==> flow/design.v <==
module circle(input logic clk, input logic rst_n, input logic [2:0] colour,
              input logic [7:0] centre_x, input logic [6:0] centre_y, input logic [7:0] radius,
              input logic start, output logic done,
              output logic [7:0] vga_x, output logic [6:0] vga_y,
              output logic [2:0] vga_colour, output logic vga_plot);
logic y_increment, x_increment, crit1_increment, crit2_increment, loop_start, plot;
logic [9:0] offset_x, next_vgax, offset_y, next_vgay, crit;
logic [3:0] state, next_state, which_octant; 
assign vga_colour = colour; 
localparam x_dimension = 159; 
localparam y_dimension = 119;  
localparam RESET = 4'b0000;
localparam START_DRAWING = 4'b0001;
localparam BIG_LOOP = 4'b0010;
localparam OCTANT_1 = 4'b0011;
localparam OCTANT_2 = 4'b0100;
localparam OCTANT_3 = 4'b0101;
localparam OCTANT_4 = 4'b0110;
localparam OCTANT_5 = 4'b0111;
localparam OCTANT_6 = 4'b1000;
localparam OCTANT_7 = 4'b1001;
localparam OCTANT_8 = 4'b1010;
localparam INCREMENT_Y = 4'b1011;
localparam INCREMENT_CRIT1 = 4'b1100;
localparam INCREMENT_CRIT2 = 4'b1101;
localparam DONE_ALL = 4'b1110;
always_ff @(posedge clk or negedge rst_n) begin 
	if(!rst_n) state = RESET; 
	else state = next_state; 
end  
always_comb begin 
	if (plot ==1 && $signed(next_vgax) >= 0 && $signed(next_vgax) <= x_dimension && $signed(next_vgay) >= 0 && $signed(next_vgay) <= y_dimension)
		vga_plot = 1;
	else vga_plot = 0;
end
always_ff @(posedge clk) begin
	if(loop_start == 1) offset_y <= 10'd0; 
	else if (y_increment) offset_y <= offset_y + 10'd1;
	else offset_y <= offset_y;
end
always_ff @ (posedge clk) begin
	if(loop_start == 1) offset_x <= radius;
	else if (x_increment) offset_x <= offset_x - 10'd1;
	else offset_x <= offset_x;
end
always_ff @ (posedge clk) begin
	if(loop_start == 1) crit <= 10'd1 - radius;
	else if (crit1_increment) crit <= crit + (10'd2 * offset_y) + 10'd1; 
	else if (crit2_increment) crit <= crit + (10'd2 * (offset_y - offset_x)) + 10'd1;
	else crit <= crit;
end  
always_ff @(posedge clk) begin 
	if (loop_start == 1) begin
		next_vgax = centre_x + radius;
		next_vgay = centre_y; end
	else
	case(which_octant) 
	4'd1: begin
		next_vgax = centre_x + offset_x;
		next_vgay = centre_y + offset_y; end
	4'd2: begin
		next_vgax = centre_x + offset_y;
		next_vgay = centre_y + offset_x; end
	4'd3: begin
		next_vgax = centre_x - offset_x;
		next_vgay = centre_y + offset_y; end
	4'd4: begin
		next_vgax = centre_x - offset_y;
		next_vgay = centre_y + offset_x; end
	4'd5: begin
		next_vgax = centre_x - offset_x;
		next_vgay = centre_y - offset_y; end
	4'd6: begin
		next_vgax = centre_x - offset_y;
		next_vgay = centre_y - offset_x; end
	4'd7: begin
		next_vgax = centre_x + offset_x;
		next_vgay = centre_y - offset_y; end
	4'd8: begin
		next_vgax = centre_x + offset_y;
		next_vgay = centre_y - offset_x; end
	default:  begin
		next_vgax = next_vgax;
		next_vgay = next_vgay; end
	endcase
end  
assign vga_x = next_vgax[7:0];
assign vga_y = next_vgay[6:0];
always_comb begin
	case(state)
	RESET: begin
		if (start) begin
			next_state = START_DRAWING; 
			end
		else next_state = RESET;
		end
	START_DRAWING: begin 
			next_state = BIG_LOOP; end 
	BIG_LOOP: begin  
			if ($signed(offset_y) <= $signed(offset_x)) next_state = OCTANT_1;  
			else next_state = DONE_ALL; 
		end
	OCTANT_1: next_state = OCTANT_2; 
	OCTANT_2: next_state = OCTANT_3;  
	OCTANT_3: next_state = OCTANT_4; 
	OCTANT_4: next_state = OCTANT_5; 
	OCTANT_5: next_state = OCTANT_6; 
	OCTANT_6: next_state = OCTANT_7;  
	OCTANT_7: next_state = OCTANT_8; 
	OCTANT_8: next_state = INCREMENT_Y; 
	INCREMENT_Y: next_state = INCREMENT_CRIT1; 
	INCREMENT_CRIT1: begin 
		if($signed(crit) <= 0) next_state = BIG_LOOP; 
		else next_state = INCREMENT_CRIT2;  
		end
	INCREMENT_CRIT2: next_state = BIG_LOOP; 
	DONE_ALL: next_state = DONE_ALL;  
	default: next_state = RESET;  
	endcase
end  
always_comb begin
	case(state) 
	RESET: begin
		loop_start = 0;
		which_octant = 0;
		plot = 0;
		x_increment = 0;
		y_increment = 0;
		crit1_increment = 0;
		crit2_increment  = 0;
		done = 0;
		end
	START_DRAWING: begin
		loop_start = 1;
		which_octant = 0;
		plot = 0;
		x_increment = 0;
		y_increment = 0;
		crit1_increment = 0;
		crit2_increment  = 0;
		done = 0;
		end
	BIG_LOOP: begin
		loop_start = 0;
		which_octant = 0;
		plot = 0;
		x_increment = 0;
		y_increment = 0;
		crit1_increment = 0;
		crit2_increment  = 0;
		done = 0;
		end
	OCTANT_1: begin
		loop_start = 0;
		which_octant = 4'd1;
		plot = 1;
		x_increment = 0;
		y_increment = 0;
		crit1_increment = 0;
		crit2_increment  = 0;
		done = 0;
		end
	OCTANT_2: begin
		loop_start = 0;
		which_octant = 4'd2;
		plot = 1;
		x_increment = 0;
		y_increment = 0;
		crit1_increment = 0;
		crit2_increment  = 0;
		done = 0;
		end
	OCTANT_3: begin
		loop_start = 0;
		which_octant = 4'd3;
		plot = 1;
		x_increment = 0;
		y_increment = 0;
		crit1_increment = 0;
		crit2_increment  = 0;
		done = 0;
		end
	OCTANT_4: begin
		loop_start = 0;
		which_octant = 4'd4;
		plot = 1;
		x_increment = 0;
		y_increment = 0;
		crit1_increment = 0;
		crit2_increment  = 0;
		done = 0;
		end
	OCTANT_5: begin
		loop_start = 0;
		which_octant = 4'd5;
		plot = 1;
		x_increment = 0;
		y_increment = 0;
		crit1_increment = 0;
		crit2_increment  = 0;
		done = 0;
		end
	OCTANT_6: begin
		loop_start = 0;
		which_octant = 4'd6;
		plot = 1;
		x_increment = 0;
		y_increment = 0;
		crit1_increment = 0;
		crit2_increment  = 0;
		done = 0;
		end
	OCTANT_7: begin
		loop_start = 0;
		which_octant = 4'd7;
		plot = 1;
		x_increment = 0;
		y_increment = 0;
		crit1_increment = 0;
		crit2_increment  = 0;
		done = 0;
		end
	OCTANT_8: begin
		loop_start = 0;
		which_octant = 4'd8;
		plot = 1;
		x_increment = 0;
		y_increment = 0;
		crit1_increment = 0;
		crit2_increment  = 0;
		done = 0;
		end
	INCREMENT_Y: begin
		loop_start = 0;
		which_octant = 4'd8;
		plot = 1;
		x_increment = 0;
		y_increment = 1;
		crit1_increment = 0;
		crit2_increment  = 0;
		done = 0;
		end
	INCREMENT_CRIT1: begin
		if($signed(crit) <= 0) begin crit1_increment = 1; x_increment = 0; end 
		else begin x_increment = 1; crit1_increment = 0; end  
		loop_start = 0;
		which_octant = 0;
		plot = 0;
		y_increment = 0;
		crit2_increment  = 0;
		done = 0;
		end
	INCREMENT_CRIT2: begin
		loop_start = 0;
		which_octant = 0;
		plot = 0;
		x_increment = 0;
		y_increment = 0;
		crit1_increment = 0;
		crit2_increment  = 1;
		done = 0;
		end
	DONE_ALL: begin
		loop_start = 0;
		which_octant = 0;
		plot = 0;
		x_increment = 0;
		y_increment = 0;
		crit1_increment = 0;
		crit2_increment  = 0;
		done = 1;
		end
	default:  begin
		loop_start = 0;
		which_octant = 0;
		plot = 0;
		x_increment = 0;
		y_increment = 0;
		crit1_increment = 0;
		crit2_increment  = 0;
		done = 0;
		end
	endcase
end  
endmodule
module reuleaux(input logic clk, input logic rst_n, input logic [2:0] colour,
                input logic [7:0] centre_x, input logic [6:0] centre_y, input logic [7:0] diameter,
                input logic start, output logic done,
                output logic [7:0] vga_x, output logic [6:0] vga_y,
                output logic [2:0] vga_colour, output logic vga_plot);
localparam RESET = 4'b0000;
localparam CIRCLE_1 = 4'b0001;
localparam CIRCLE_2 = 4'b0010;
localparam CIRCLE_3 = 4'b0011;
localparam DONE = 4'b0100;
logic [7:0] corner_x1, corner_y1, corner_x2, corner_y2, corner_x3, corner_y3;
logic circle_1_start, circle_2_start, circle_3_start, circle_1_done, circle_2_done, circle_3_done, circle_1_plot, circle_2_plot, circle_3_plot; 
logic [7:0] circle_1_x, circle_2_x, circle_3_x;
logic [6:0] circle_1_y, circle_2_y, circle_3_y;
logic [3:0] state, next_state;
logic [2:0] circle_1_colour_out, circle_2_colour_out, circle_3_colour_out;
assign vga_colour = colour; 
assign corner_x1 = centre_x + (diameter / 2); 
assign corner_y1 = centre_y + (((diameter * 978122)/564719)/6);
assign corner_x2 = centre_x - (diameter / 2);
assign corner_y2 = centre_y + (((diameter * 978122)/564719)/6);
assign corner_x3 = centre_x;
assign corner_y3 = centre_y - (((diameter * 978122)/564719)/3);
circle circle_1(.clk(clk), .rst_n(rst_n),  .colour(colour),
	.centre_x(corner_x1), .centre_y(corner_y1), .radius(diameter),
	 .start(circle_1_start), .done(circle_1_done), .vga_x(circle_1_x), .vga_y(circle_1_y), 
	.vga_colour(circle_1_colour_out), .vga_plot(circle_1_plot) );
circle circle_2(.clk(clk), .rst_n(rst_n),  .colour(colour),
	.centre_x(corner_x2), .centre_y(corner_y2), .radius(diameter),
	 .start(circle_2_start), .done(circle_2_done), .vga_x(circle_2_x), .vga_y(circle_2_y), 
	.vga_colour(circle_2_colour_out), .vga_plot(circle_2_plot) );
circle circle_3(.clk(clk), .rst_n(rst_n),  .colour(colour),
	.centre_x(corner_x3), .centre_y(corner_y3), .radius(diameter),
	 .start(circle_3_start), .done(circle_3_done), .vga_x(circle_3_x), .vga_y(circle_3_y), 
	.vga_colour(circle_3_colour_out), .vga_plot(circle_3_plot) );
always_comb begin 
	if (circle_1_plot ==1 
			&& $signed(circle_1_x) >= $signed(0) 
			&& $signed(circle_1_x) <= $signed(corner_x3) 
			&& (circle_1_y) >= (corner_y3) 
			&& (circle_1_y) <= (corner_y2) 
		) begin
		vga_x = circle_1_x;
		vga_y = circle_1_y;
		vga_plot = circle_1_plot;
		end
	else if (circle_2_plot == 1 
			&& $signed(circle_2_x) >= $signed(corner_x3)
			&& $signed(circle_2_x) <= $signed(corner_x1) 
			&& (circle_2_y) >= (corner_y3) 
			&& (circle_2_y) <= (corner_y1) 
		) begin
		vga_x = circle_2_x;
		vga_y = circle_2_y;
		vga_plot = circle_2_plot;
		end
	else if (circle_3_plot == 1
			&& $signed(circle_3_x) >= $signed(corner_x2)
			&& $signed(circle_3_x) <= $signed(corner_x1)
			&& (circle_3_y) >= (corner_y3) 
			&& (circle_3_y) <= (corner_y1 + diameter) 
			) begin
		vga_x = circle_3_x;
		vga_y = circle_3_y;
		vga_plot = circle_3_plot;
		end
	else begin 
		vga_x = 0;
		vga_y = 0;
		vga_plot = 0;
		end
end
always_ff @(posedge clk or negedge rst_n) begin 
	if(!rst_n) state = RESET; 
	else state = next_state; 
end  
always_comb begin
	case(state)
	RESET: begin
		if (start) next_state = CIRCLE_1;
		else next_state = RESET;
		end
	CIRCLE_1: begin
		if (circle_1_done) next_state = CIRCLE_2;
		else next_state = CIRCLE_1;
		end
	CIRCLE_2: begin
		if (circle_2_done) next_state = CIRCLE_3;
		else next_state = CIRCLE_2;
		end
	CIRCLE_3: begin
		if (circle_3_done) next_state = DONE;
		else next_state = CIRCLE_3;
		end
	DONE: next_state = DONE;
	default: next_state = RESET;
	endcase
end
always_comb begin  
	case(state)
	RESET: begin
		circle_1_start = 0;
		circle_2_start = 0;
		circle_3_start = 0;
		done = 0; end
	CIRCLE_1:  begin
		circle_1_start = 1;
		circle_2_start = 0;
		circle_3_start = 0;
		done = 0; end
	CIRCLE_2: begin
		circle_1_start = 0;
		circle_2_start = 1;
		circle_3_start = 0;
		done = 0; end
	CIRCLE_3: begin
		circle_1_start = 0;
		circle_2_start = 0;
		circle_3_start = 1;
		done = 0; end
	DONE: begin
		circle_1_start = 0;
		circle_2_start = 0;
		circle_3_start = 0;
		done = 1; end
	default:  begin
		circle_1_start = 0;
		circle_2_start = 0;
		circle_3_start = 0;
		done = 0; end
	endcase
end  
endmodule
Memo
Re: synthesis data of reuleaux

Step by step through the tools: reuleaux
Each step is given for the RTL above and for the edited RTL.
Lines under "before" count in the file above, lines under "after" in the edited file.
"diff": "after" minus "before" as printed here. "rel_change_pct": 100 x difference / "before".
{"block": "setup", "design": "reuleaux", "clock": "clk", "library": "sky130hd", "corner": "tt_025C_1v80"}

The edit
The edit as a unified diff against the file above.
This change comes from a script, not from a designer. The edited design behaves differently; no optimisation was intended.
begin of diff
@@ -60,5 +60,5 @@
 		next_vgay = centre_y + offset_y; end
 	4'd2: begin
-		next_vgax = centre_x + offset_y;
+		next_vgax = centre_x * offset_y;
 		next_vgay = centre_y + offset_x; end
 	4'd3: begin
end of diff

After elaboration
Source: Yosys, flattened and elaborated, memories not mapped. Widths are those after wreduce. Registers that Yosys merges into a memory's read port (data or address) are not register bits. Print and check cells do not count. Equal cells are merged and count once.
{"block": "bits", "element": "inputBits", "before": 29, "after": 29, "diff": 0, "rel_change_pct": 0.00}
{"block": "bits", "element": "wordCells", "before": 346, "after": 346, "diff": 0, "rel_change_pct": 0.00}
{"block": "bits", "element": "reg_bits", "before": 165, "after": 165, "diff": 0, "rel_change_pct": 0.00}
{"block": "bits", "element": "output_inout_bits", "before": 20, "after": 20, "diff": 0, "rel_change_pct": 0.00}
{"block": "op_classes", "element": "div", "before": 3, "after": 3, "diff": 0, "rel_change_pct": 0.00}
{"block": "op_classes", "element": "n_reduce_logical", "before": 73, "after": 70, "diff": -3, "rel_change_pct": -4.11}
{"block": "op_classes", "element": "compare", "before": 30, "after": 30, "diff": 0, "rel_change_pct": 0.00}
{"block": "op_classes", "element": "n_addsub", "before": 54, "after": 54, "diff": 0, "rel_change_pct": 0.00}
{"block": "op_classes", "element": "equal", "before": 70, "after": 70, "diff": 0, "rel_change_pct": 0.00}
{"block": "op_classes", "element": "mul", "before": 1, "after": 4, "diff": 3, "rel_change_pct": 300.00}
{"block": "op_classes", "element": "muxes", "before": 90, "after": 90, "diff": 0, "rel_change_pct": 0.00}
{"block": "ops", "operator": "2-bit OR reduction", "before": 30, "after": 27, "diff": -3, "rel_change_pct": -10.00}
{"block": "ops", "operator": "10-bit parallel mux with 4-bit select", "before": 6, "after": 3, "diff": -3, "rel_change_pct": -50.00}
{"block": "ops", "operator": "5-bit nonzero test", "before": 6, "after": 3, "diff": -3, "rel_change_pct": -50.00}
{"block": "ops", "operator": "8-bit by 10-bit multiplier with 10-bit output", "before": 0, "after": 3, "diff": 3}
{"block": "ops", "operator": "10-bit parallel mux with 5-bit select", "before": 0, "after": 3, "diff": 3}
{"block": "ops", "operator": "6-bit nonzero test", "before": 0, "after": 3, "diff": 3}
Unchanged operator kinds not shown: 51.

Depth
Yosys ltp: most cells in a row. Word level: on the elaborated netlist, between registers, memories and ports. Mapped: between sequential cells and ports; inverters and the memories' decode and read muxes count.
{"block": "depth", "element": "word_depth", "before": 15, "after": 15, "diff": 0, "rel_change_pct": 0.00}
{"block": "depth", "element": "abc_area", "before": "0", "after": "0"}
{"block": "depth", "element": "depth_mapped", "before": 84, "after": 81, "diff": -3, "rel_change_pct": -3.57}
{"block": "depth", "element": "depth_no_buf", "before": 71, "after": 70, "diff": -1, "rel_change_pct": -1.41}

Netlist
Source: synth_stat.txt of the flow (Yosys; design flattened, memories mapped). It holds for the ABC_AREA given above (unset counts as 0); a run with the other value may have another netlist.
{"block": "synth_totals", "element": "buf_cells", "before": 152, "after": 152, "diff": 0, "rel_change_pct": 0.00}
{"block": "synth_totals", "element": "synth_area_um2", "before": 29986.3, "after": 33545.9, "diff": 3559.6, "rel_change_pct": 11.87}
{"block": "synth_totals", "element": "flip_flops", "before": 200, "after": 200, "diff": 0, "rel_change_pct": 0.00}
{"block": "synth_totals", "element": "seqArea_um2", "before": 5310.1, "after": 5310.1, "diff": 0.0, "rel_change_pct": 0.00}
{"block": "synth_totals", "element": "cell_count", "before": 3847, "after": 4258, "diff": 411, "rel_change_pct": 10.68}
{"block": "by_type", "cell": "sky130_fd_sc_hd__inv_1", "before": 289, "after": 377, "diff": 88, "rel_change_pct": 30.45}
{"block": "by_type", "cell": "sky130_fd_sc_hd__fa_1", "before": 61, "after": 133, "diff": 72, "rel_change_pct": 118.03}
{"block": "by_type", "cell": "sky130_fd_sc_hd__ha_1", "before": 348, "after": 400, "diff": 52, "rel_change_pct": 14.94}
{"block": "by_type", "cell": "sky130_fd_sc_hd__and2_1", "before": 49, "after": 90, "diff": 41, "rel_change_pct": 83.67}
{"block": "by_type", "cell": "sky130_fd_sc_hd__nor2_1", "before": 353, "after": 392, "diff": 39, "rel_change_pct": 11.05}
{"block": "by_type", "cell": "sky130_fd_sc_hd__nand2_1", "before": 292, "after": 325, "diff": 33, "rel_change_pct": 11.30}
{"block": "by_type", "cell": "sky130_fd_sc_hd__a21oi_1", "before": 318, "after": 345, "diff": 27, "rel_change_pct": 8.49}
{"block": "by_type", "cell": "sky130_fd_sc_hd__xnor2_1", "before": 249, "after": 275, "diff": 26, "rel_change_pct": 10.44}
{"block": "by_type", "cell": "sky130_fd_sc_hd__o21ai_0", "before": 285, "after": 263, "diff": -22, "rel_change_pct": -7.72}
{"block": "by_type", "cell": "sky130_fd_sc_hd__nor2b_1", "before": 56, "after": 78, "diff": 22, "rel_change_pct": 39.29}
{"block": "by_type", "cell": "sky130_fd_sc_hd__mux2i_1", "before": 35, "after": 50, "diff": 15, "rel_change_pct": 42.86}
{"block": "by_type", "cell": "sky130_fd_sc_hd__a31oi_1", "before": 38, "after": 24, "diff": -14, "rel_change_pct": -36.84}
{"block": "by_type", "cell": "sky130_fd_sc_hd__xor2_1", "before": 97, "after": 110, "diff": 13, "rel_change_pct": 13.40}
{"block": "by_type", "cell": "sky130_fd_sc_hd__o311ai_0", "before": 21, "after": 8, "diff": -13, "rel_change_pct": -61.90}
{"block": "by_type", "cell": "sky130_fd_sc_hd__a211oi_1", "before": 44, "after": 56, "diff": 12, "rel_change_pct": 27.27}
{"block": "by_type", "cell": "sky130_fd_sc_hd__a222oi_1", "before": 6, "after": 17, "diff": 11, "rel_change_pct": 183.33}
{"block": "by_type", "cell": "sky130_fd_sc_hd__or3_1", "before": 51, "after": 41, "diff": -10, "rel_change_pct": -19.61}
{"block": "by_type", "cell": "sky130_fd_sc_hd__nor4_1", "before": 40, "after": 30, "diff": -10, "rel_change_pct": -25.00}
Unchanged cell types not shown: 19.
The list need not be complete.
By module: a second synthesis without flattening, with its own total; a netlist apart from the flattened one above.
{"block": "hier_totals", "element": "hier_cells", "before": 4270, "after": 4807, "diff": 537, "rel_change_pct": 12.58}
{"block": "hier_totals", "element": "area_unflattened_um2", "before": 33369.5, "after": 37438.4, "diff": 4068.9, "rel_change_pct": 12.19}
Rows give one instance, submodules left out.
{"block": "modules_before", "mod": "circle", "mod_seq_area_um2": 1727.9, "instances": 3, "mod_area_um2": 5903.2, "cells": 693}
{"block": "modules_before", "mod": "reuleaux", "mod_seq_area_um2": 126.4, "instances": 1, "mod_area_um2": 15660.0, "cells": 2191}
{"block": "modules_after", "mod": "circle", "mod_seq_area_um2": 1727.9, "instances": 3, "mod_area_um2": 7259.5, "cells": 872}
{"block": "modules_after", "mod": "reuleaux", "mod_seq_area_um2": 126.4, "instances": 1, "mod_area_um2": 15660.0, "cells": 2191}

Path before layout
Path of least setup slack by OpenSTA after synthesis, without wires, with an ideal clock, recovery checks aside; 20% of the period is set as input and as output delay. Where synthesis merged equal registers, the netlist keeps one of their names.
{"block": "synth_timing", "element": "path_type", "before": "input -> output", "after": "input -> output"}
{"block": "synth_timing", "element": "start", "before": "input diameter[6]", "after": "input diameter[1]"}
{"block": "synth_timing", "element": "end", "before": "output vga_x[0]", "after": "output vga_x[0]"}
{"block": "synth_timing", "element": "t_first_pin_ns", "before": 6.800, "after": 6.800, "diff": 0.000, "rel_change_pct": 0.00}
{"block": "synth_timing", "element": "delay_ns", "before": 16.648, "after": 16.883, "diff": 0.235, "rel_change_pct": 1.41}
{"block": "synth_timing", "element": "period_ns", "before": 34.0, "after": 34.0, "diff": 0.0, "rel_change_pct": 0.00}
{"block": "synth_timing", "element": "arrival_ns", "before": 23.448, "after": 23.683, "diff": 0.235, "rel_change_pct": 1.00}
{"block": "synth_timing", "element": "path_stages", "before": 74, "after": 70, "diff": -4, "rel_change_pct": -5.41}
{"block": "synth_timing", "element": "out_delay_ns", "before": 6.800, "after": 6.800, "diff": 0.000, "rel_change_pct": 0.00}
{"block": "synth_timing", "element": "in_delay_ns", "before": 6.800, "after": 6.800, "diff": 0.000, "rel_change_pct": 0.00}
{"block": "synth_timing", "element": "t_required_ns", "before": 27.200, "after": 27.200, "diff": 0.000, "rel_change_pct": 0.00}
{"block": "synth_timing", "element": "slack_ns", "before": 3.752, "after": 3.517, "diff": -0.235}
{"block": "synth_timing", "element": "path_buffers", "before": 10, "after": 7, "diff": -3, "rel_change_pct": -30.00}
{"block": "synth_timing", "element": "synth_period_reached_ns", "before": 30.248, "after": 30.483, "diff": 0.235, "rel_change_pct": 0.78}
"delay_ns" = arrival - input delay + setup time.
A path that ends at an output port has no setup time.
"path_stages" counts driving pins, that of a launching flip-flop among them; a cell with two outputs on the path counts twice.
"synth_period_reached_ns" is the clock period less the worst setup slack; recovery checks do not enter. This is arithmetic on one report: input and output delays are still those of the set period (20% each).
Between the ends stands the longest chain of elaborated cells between them, by number of cells; it is not shown to be the way that was timed. Of several equally long chains one is given.
A line is the first line of the expression or statement that the cell stems from. Yosys adds cells for indexed reads and writes and turns some case tables into memories.
{"block": "synth_via_before", "path_cell_list": "sky130_fd_sc_hd__clkbuf_1 sky130_fd_sc_hd__inv_1 sky130_fd_sc_hd__ha_1 sky130_fd_sc_hd__inv_1 sky130_fd_sc_hd__fa_1 sky130_fd_sc_hd__inv_1 sky130_fd_sc_hd__fa_1 sky130_fd_sc_hd__inv_1 sky130_fd_sc_hd__fa_1 sky130_fd_sc_hd__inv_1 sky130_fd_sc_hd__ha_1 sky130_fd_sc_hd__clkbuf_1 sky130_fd_sc_hd__a21oi_1 sky130_fd_sc_hd__o21ai_1 sky130_fd_sc_hd__a211oi_2 sky130_fd_sc_hd__o22ai_2 sky130_fd_sc_hd__or3_1 sky130_fd_sc_hd__or4_1 (+38 left out) sky130_fd_sc_hd__or3_1 sky130_fd_sc_hd__a211o_1 sky130_fd_sc_hd__ha_1 sky130_fd_sc_hd__fa_1 sky130_fd_sc_hd__ha_1 sky130_fd_sc_hd__a21o_1 sky130_fd_sc_hd__a21o_1 sky130_fd_sc_hd__a21oi_1 sky130_fd_sc_hd__o21ai_0 sky130_fd_sc_hd__a21o_1 sky130_fd_sc_hd__a21oi_1 sky130_fd_sc_hd__a31oi_1 sky130_fd_sc_hd__o311ai_0 sky130_fd_sc_hd__and2_1 sky130_fd_sc_hd__clkbuf_1 sky130_fd_sc_hd__clkbuf_1 sky130_fd_sc_hd__a22oi_1 sky130_fd_sc_hd__o21ai_0", "elab_chain_len": 10, "cells_between": 30, "classes_between": "add/sub (5); mul (1); div (3); compare (9); mux (3); reduce/logical (9)"}
{"block": "synth_lines_before", "element": "start, declared", "line": 287, "text": "input logic [7:0] centre_x, input logic [6:0] centre_y, input logic [7:0] diameter,"}
{"block": "synth_lines_before", "element": "8-bit by 19-bit multiplier with 27-bit output", "line": 304, "text": "assign corner_y1 = centre_y + (((diameter * 978122)/564719)/6);"}
{"block": "synth_lines_before", "element": "32-bit by 20-bit divider with 32-bit output", "line": 304}
{"block": "synth_lines_before", "element": "32-bit by 3-bit divider with 32-bit output", "line": 304}
{"block": "synth_lines_before", "element": "7-bit by 8-bit adder with 8-bit output", "line": 304}
{"block": "synth_lines_before", "element": "8-bit adder", "line": 346, "text": "&& (circle_3_y) <= (corner_y1 + diameter)"}
{"block": "synth_lines_before", "element": "7-bit by 8-bit <= comparator with 1-bit output", "line": 346}
{"block": "synth_lines_before", "element": "1-bit logical AND", "line": 342, "text": "else if (circle_3_plot == 1"}
{"block": "synth_lines_before", "element": "8-bit two-way mux", "line": 342}
{"block": "synth_lines_before", "element": "8-bit two-way mux", "line": 332, "text": "else if (circle_2_plot == 1"}
{"block": "synth_lines_before", "element": "8-bit two-way mux", "line": 322, "text": "if (circle_1_plot ==1"}
{"block": "synth_lines_before", "element": "end, declared", "line": 289, "text": "output logic [7:0] vga_x, output logic [6:0] vga_y,"}
{"block": "synth_via_after", "path_cell_list": "sky130_fd_sc_hd__clkbuf_1 sky130_fd_sc_hd__clkinv_1 sky130_fd_sc_hd__fa_1 sky130_fd_sc_hd__fa_1 sky130_fd_sc_hd__fa_1 sky130_fd_sc_hd__inv_1 sky130_fd_sc_hd__ha_1 sky130_fd_sc_hd__buf_2 sky130_fd_sc_hd__a21oi_1 sky130_fd_sc_hd__o21ai_1 sky130_fd_sc_hd__a221o_1 sky130_fd_sc_hd__or2_2 sky130_fd_sc_hd__o211ai_1 sky130_fd_sc_hd__o2111ai_1 sky130_fd_sc_hd__a311oi_1 sky130_fd_sc_hd__o21ai_0 sky130_fd_sc_hd__or4_1 sky130_fd_sc_hd__o211a_4 (+34 left out) sky130_fd_sc_hd__ha_1 sky130_fd_sc_hd__a21o_1 sky130_fd_sc_hd__a21oi_1 sky130_fd_sc_hd__xnor2_1 sky130_fd_sc_hd__ha_1 sky130_fd_sc_hd__o21a_1 sky130_fd_sc_hd__o21ai_0 sky130_fd_sc_hd__nand2b_1 sky130_fd_sc_hd__a21oi_1 sky130_fd_sc_hd__nor2b_1 sky130_fd_sc_hd__o221ai_1 sky130_fd_sc_hd__o2111ai_1 sky130_fd_sc_hd__nor2_1 sky130_fd_sc_hd__and2_1 sky130_fd_sc_hd__clkbuf_1 sky130_fd_sc_hd__clkbuf_1 sky130_fd_sc_hd__a22oi_1 sky130_fd_sc_hd__o21ai_0", "elab_chain_len": 10, "cells_between": 30, "classes_between": "add/sub (5); mul (1); div (3); compare (9); mux (3); reduce/logical (9)"}
{"block": "synth_lines_after", "element": "start, declared", "line": 287, "text": "input logic [7:0] centre_x, input logic [6:0] centre_y, input logic [7:0] diameter,"}
{"block": "synth_lines_after", "element": "8-bit by 19-bit multiplier with 27-bit output", "line": 304, "text": "assign corner_y1 = centre_y + (((diameter * 978122)/564719)/6);"}
{"block": "synth_lines_after", "element": "32-bit by 20-bit divider with 32-bit output", "line": 304}
{"block": "synth_lines_after", "element": "32-bit by 3-bit divider with 32-bit output", "line": 304}
{"block": "synth_lines_after", "element": "7-bit by 8-bit adder with 8-bit output", "line": 304}
{"block": "synth_lines_after", "element": "8-bit adder", "line": 346, "text": "&& (circle_3_y) <= (corner_y1 + diameter)"}
{"block": "synth_lines_after", "element": "7-bit by 8-bit <= comparator with 1-bit output", "line": 346}
{"block": "synth_lines_after", "element": "1-bit logical AND", "line": 342, "text": "else if (circle_3_plot == 1"}
{"block": "synth_lines_after", "element": "8-bit two-way mux", "line": 342}
{"block": "synth_lines_after", "element": "8-bit two-way mux", "line": 332, "text": "else if (circle_2_plot == 1"}
{"block": "synth_lines_after", "element": "8-bit two-way mux", "line": 322, "text": "if (circle_1_plot ==1"}
{"block": "synth_lines_after", "element": "end, declared", "line": 289, "text": "output logic [7:0] vga_x, output logic [6:0] vga_y,"}

Path in the finished layout
Path of least setup slack in the final report of the runs of pair A (OpenROAD, finished layout, wires in). Where an end is a register, its clock arrival counts in the times.
{"block": "layout_timing", "element": "path_type", "before": "input -> output", "after": "input -> output"}
{"block": "layout_timing", "element": "start", "before": "input diameter[4]", "after": "input diameter[0]"}
{"block": "layout_timing", "element": "end", "before": "output vga_x[1]", "after": "output vga_y[3]"}
{"block": "layout_timing", "element": "out_delay_ns", "before": 6.68, "after": 6.68, "diff": 0.00, "rel_change_pct": 0.00}
{"block": "layout_timing", "element": "path_buffers", "before": 6, "after": 8, "diff": 2, "rel_change_pct": 33.33}
{"block": "layout_timing", "element": "in_delay_ns", "before": 6.68, "after": 6.68, "diff": 0.00, "rel_change_pct": 0.00}
{"block": "layout_timing", "element": "t_first_pin_ns", "before": 6.68, "after": 6.68, "diff": 0.00, "rel_change_pct": 0.00}
{"block": "layout_timing", "element": "period_ns", "before": 33.4, "after": 33.4, "diff": 0.0, "rel_change_pct": 0.00}
{"block": "layout_timing", "element": "path_stages", "before": 67, "after": 71, "diff": 4, "rel_change_pct": 5.97}
{"block": "layout_timing", "element": "arrival_ns", "before": 25.81, "after": 25.87, "diff": 0.06, "rel_change_pct": 0.23}
{"block": "layout_timing", "element": "slack_ns", "before": 0.91, "after": 0.85, "diff": -0.06}
{"block": "layout_timing", "element": "t_required_ns", "before": 26.72, "after": 26.72, "diff": 0.00, "rel_change_pct": 0.00}
Between the ends stands the longest chain of elaborated cells between them, by number of cells; it is not shown to be the way that was timed. Of several equally long chains one is given.
{"block": "layout_via_before", "path_cell_list": "sky130_fd_sc_hd__clkdlybuf4s50_1 sky130_fd_sc_hd__ha_1 sky130_fd_sc_hd__fa_1 sky130_fd_sc_hd__inv_1 sky130_fd_sc_hd__fa_1 sky130_fd_sc_hd__inv_1 sky130_fd_sc_hd__fa_1 sky130_fd_sc_hd__ha_1 sky130_fd_sc_hd__and2_1 sky130_fd_sc_hd__and3_1 sky130_fd_sc_hd__a311oi_2 sky130_fd_sc_hd__buf_4 sky130_fd_sc_hd__xnor2_2 sky130_fd_sc_hd__and4_1 sky130_fd_sc_hd__o2111a_2 sky130_fd_sc_hd__o21ai_4 sky130_fd_sc_hd__a21o_2 sky130_fd_sc_hd__buf_4 (+31 left out) sky130_fd_sc_hd__o31a_1 sky130_fd_sc_hd__or3_1 sky130_fd_sc_hd__a211o_1 sky130_fd_sc_hd__ha_1 sky130_fd_sc_hd__fa_1 sky130_fd_sc_hd__ha_1 sky130_fd_sc_hd__a21o_1 sky130_fd_sc_hd__a21o_1 sky130_fd_sc_hd__a21oi_1 sky130_fd_sc_hd__o21ai_0 sky130_fd_sc_hd__a21o_1 sky130_fd_sc_hd__a21oi_1 sky130_fd_sc_hd__a31oi_1 sky130_fd_sc_hd__o311ai_0 sky130_fd_sc_hd__and2_4 sky130_fd_sc_hd__a22oi_1 sky130_fd_sc_hd__o21ai_1 sky130_fd_sc_hd__clkdlybuf4s50_1", "elab_chain_len": 10, "cells_between": 30, "classes_between": "add/sub (5); mul (1); div (3); compare (9); mux (3); reduce/logical (9)"}
{"block": "layout_lines_before", "element": "start, declared", "line": 287, "text": "input logic [7:0] centre_x, input logic [6:0] centre_y, input logic [7:0] diameter,"}
{"block": "layout_lines_before", "element": "8-bit by 19-bit multiplier with 27-bit output", "line": 304, "text": "assign corner_y1 = centre_y + (((diameter * 978122)/564719)/6);"}
{"block": "layout_lines_before", "element": "32-bit by 20-bit divider with 32-bit output", "line": 304}
{"block": "layout_lines_before", "element": "32-bit by 3-bit divider with 32-bit output", "line": 304}
{"block": "layout_lines_before", "element": "7-bit by 8-bit adder with 8-bit output", "line": 304}
{"block": "layout_lines_before", "element": "8-bit adder", "line": 346, "text": "&& (circle_3_y) <= (corner_y1 + diameter)"}
{"block": "layout_lines_before", "element": "7-bit by 8-bit <= comparator with 1-bit output", "line": 346}
{"block": "layout_lines_before", "element": "1-bit logical AND", "line": 342, "text": "else if (circle_3_plot == 1"}
{"block": "layout_lines_before", "element": "8-bit two-way mux", "line": 342}
{"block": "layout_lines_before", "element": "8-bit two-way mux", "line": 332, "text": "else if (circle_2_plot == 1"}
{"block": "layout_lines_before", "element": "8-bit two-way mux", "line": 322, "text": "if (circle_1_plot ==1"}
{"block": "layout_lines_before", "element": "end, declared", "line": 289, "text": "output logic [7:0] vga_x, output logic [6:0] vga_y,"}
{"block": "layout_via_after", "path_cell_list": "sky130_fd_sc_hd__clkdlybuf4s50_1 sky130_fd_sc_hd__fa_1 sky130_fd_sc_hd__inv_1 sky130_fd_sc_hd__fa_1 sky130_fd_sc_hd__inv_1 sky130_fd_sc_hd__fa_1 sky130_fd_sc_hd__ha_1 sky130_fd_sc_hd__a21oi_1 sky130_fd_sc_hd__a21boi_0 sky130_fd_sc_hd__and3_1 sky130_fd_sc_hd__a2bb2oi_1 sky130_fd_sc_hd__and4b_2 sky130_fd_sc_hd__a21oi_4 sky130_fd_sc_hd__buf_4 sky130_fd_sc_hd__o21ai_0 sky130_fd_sc_hd__a2111oi_1 sky130_fd_sc_hd__a32oi_1 sky130_fd_sc_hd__or3_1 (+35 left out) sky130_fd_sc_hd__fa_2 sky130_fd_sc_hd__nor2b_1 sky130_fd_sc_hd__o21ai_0 sky130_fd_sc_hd__nand2b_1 sky130_fd_sc_hd__a21o_1 sky130_fd_sc_hd__a21oi_1 sky130_fd_sc_hd__xnor2_2 sky130_fd_sc_hd__buf_4 sky130_fd_sc_hd__inv_1 sky130_fd_sc_hd__ha_1 sky130_fd_sc_hd__a21oi_1 sky130_fd_sc_hd__a2111oi_1 sky130_fd_sc_hd__o311ai_2 sky130_fd_sc_hd__clkinvlp_4 sky130_fd_sc_hd__buf_4 sky130_fd_sc_hd__nand2_1 sky130_fd_sc_hd__o21ai_0 sky130_fd_sc_hd__clkdlybuf4s50_1", "elab_chain_len": 10, "cells_between": 22, "classes_between": "add/sub (3); mul (1); div (3); compare (6); mux (3); reduce/logical (6)"}
{"block": "layout_lines_after", "element": "start, declared", "line": 287, "text": "input logic [7:0] centre_x, input logic [6:0] centre_y, input logic [7:0] diameter,"}
{"block": "layout_lines_after", "element": "8-bit by 19-bit multiplier with 27-bit output", "line": 304, "text": "assign corner_y1 = centre_y + (((diameter * 978122)/564719)/6);"}
{"block": "layout_lines_after", "element": "32-bit by 20-bit divider with 32-bit output", "line": 304}
{"block": "layout_lines_after", "element": "32-bit by 3-bit divider with 32-bit output", "line": 304}
{"block": "layout_lines_after", "element": "7-bit by 8-bit adder with 8-bit output", "line": 304}
{"block": "layout_lines_after", "element": "8-bit adder", "line": 346, "text": "&& (circle_3_y) <= (corner_y1 + diameter)"}
{"block": "layout_lines_after", "element": "7-bit by 8-bit <= comparator with 1-bit output", "line": 346}
{"block": "layout_lines_after", "element": "1-bit logical AND", "line": 342, "text": "else if (circle_3_plot == 1"}
{"block": "layout_lines_after", "element": "7-bit two-way mux", "line": 342}
{"block": "layout_lines_after", "element": "7-bit two-way mux", "line": 332, "text": "else if (circle_2_plot == 1"}
{"block": "layout_lines_after", "element": "7-bit two-way mux", "line": 322, "text": "if (circle_1_plot ==1"}
{"block": "layout_lines_after", "element": "end, declared", "line": 289, "text": "output logic [7:0] vga_x, output logic [6:0] vga_y,"}

Measured runs
Runs of the flow (Yosys, OpenROAD) on both versions; the two runs of a pair have the same settings. The constraints put input and output delay at 20% of the set period each and load the outputs with 0.01 pF.
{"block": "flow_settings_pair_A", "CORE_UTILIZATION": 40, "period_ns": 33.4, "CAP_MARGIN": 20, "CORE_MARGIN": 2, "SLEW_MARGIN": 20}
{"block": "results_pair_A", "element": "tns_setup_ns", "before": 0.000, "after": 0.000, "diff": 0.000}
{"block": "results_pair_A", "element": "clock_period_reached_ns", "before": 32.485, "after": 32.550, "diff": 0.065, "rel_change_pct": 0.20}
{"block": "results_pair_A", "element": "finalUtil_pct", "before": 44.3, "after": 44.0, "diff": -0.3}
{"block": "results_pair_A", "element": "worst_setup_slack_ns", "before": 0.915, "after": 0.850, "diff": -0.065}
{"block": "results_pair_A", "element": "die_um2", "before": 77172.8, "after": 86198.0, "diff": 9025.2, "rel_change_pct": 11.69}
{"block": "results_pair_A", "element": "synthesis_area_um2", "before": 29986.3, "after": 33545.9, "diff": 3559.6, "rel_change_pct": 11.87}
{"block": "flow_settings_pair_B", "CAP_MARGIN": 35, "CELL_PAD_IN_SITES_DETAIL_PLACEMENT": 1, "CORE_MARGIN": 5, "CORE_UTILIZATION": 35, "CTS_CLUSTER_SIZE": 78, "GPL_ROUTABILITY_DRIVEN": 1, "MIN_ROUTING_LAYER": "met2", "PLACE_DENSITY": 0.45, "SETUP_SLACK_MARGIN": -1.18, "period_ns": 32.5, "SLEW_MARGIN": 20}
{"block": "results_pair_B", "element": "tns_setup_ns", "before": -2.771, "after": -2.687, "diff": 0.084}
{"block": "results_pair_B", "element": "clock_period_reached_ns", "before": 32.866, "after": 32.799, "diff": -0.067, "rel_change_pct": -0.20}
{"block": "results_pair_B", "element": "finalUtil_pct", "before": 39.4, "after": 39.3, "diff": -0.1}
{"block": "results_pair_B", "element": "worst_setup_slack_ns", "before": -0.366, "after": -0.299, "diff": 0.067}
{"block": "results_pair_B", "element": "die_um2", "before": 91627.3, "after": 102138.0, "diff": 10510.7, "rel_change_pct": 11.47}
{"block": "results_pair_B", "element": "synthesis_area_um2", "before": 29986.3, "after": 33545.9, "diff": 3559.6, "rel_change_pct": 11.87}
"clock_period_reached_ns" means the clock period less the worst setup slack. The figure is calculated, with input and output delays left at 20% of the set period.
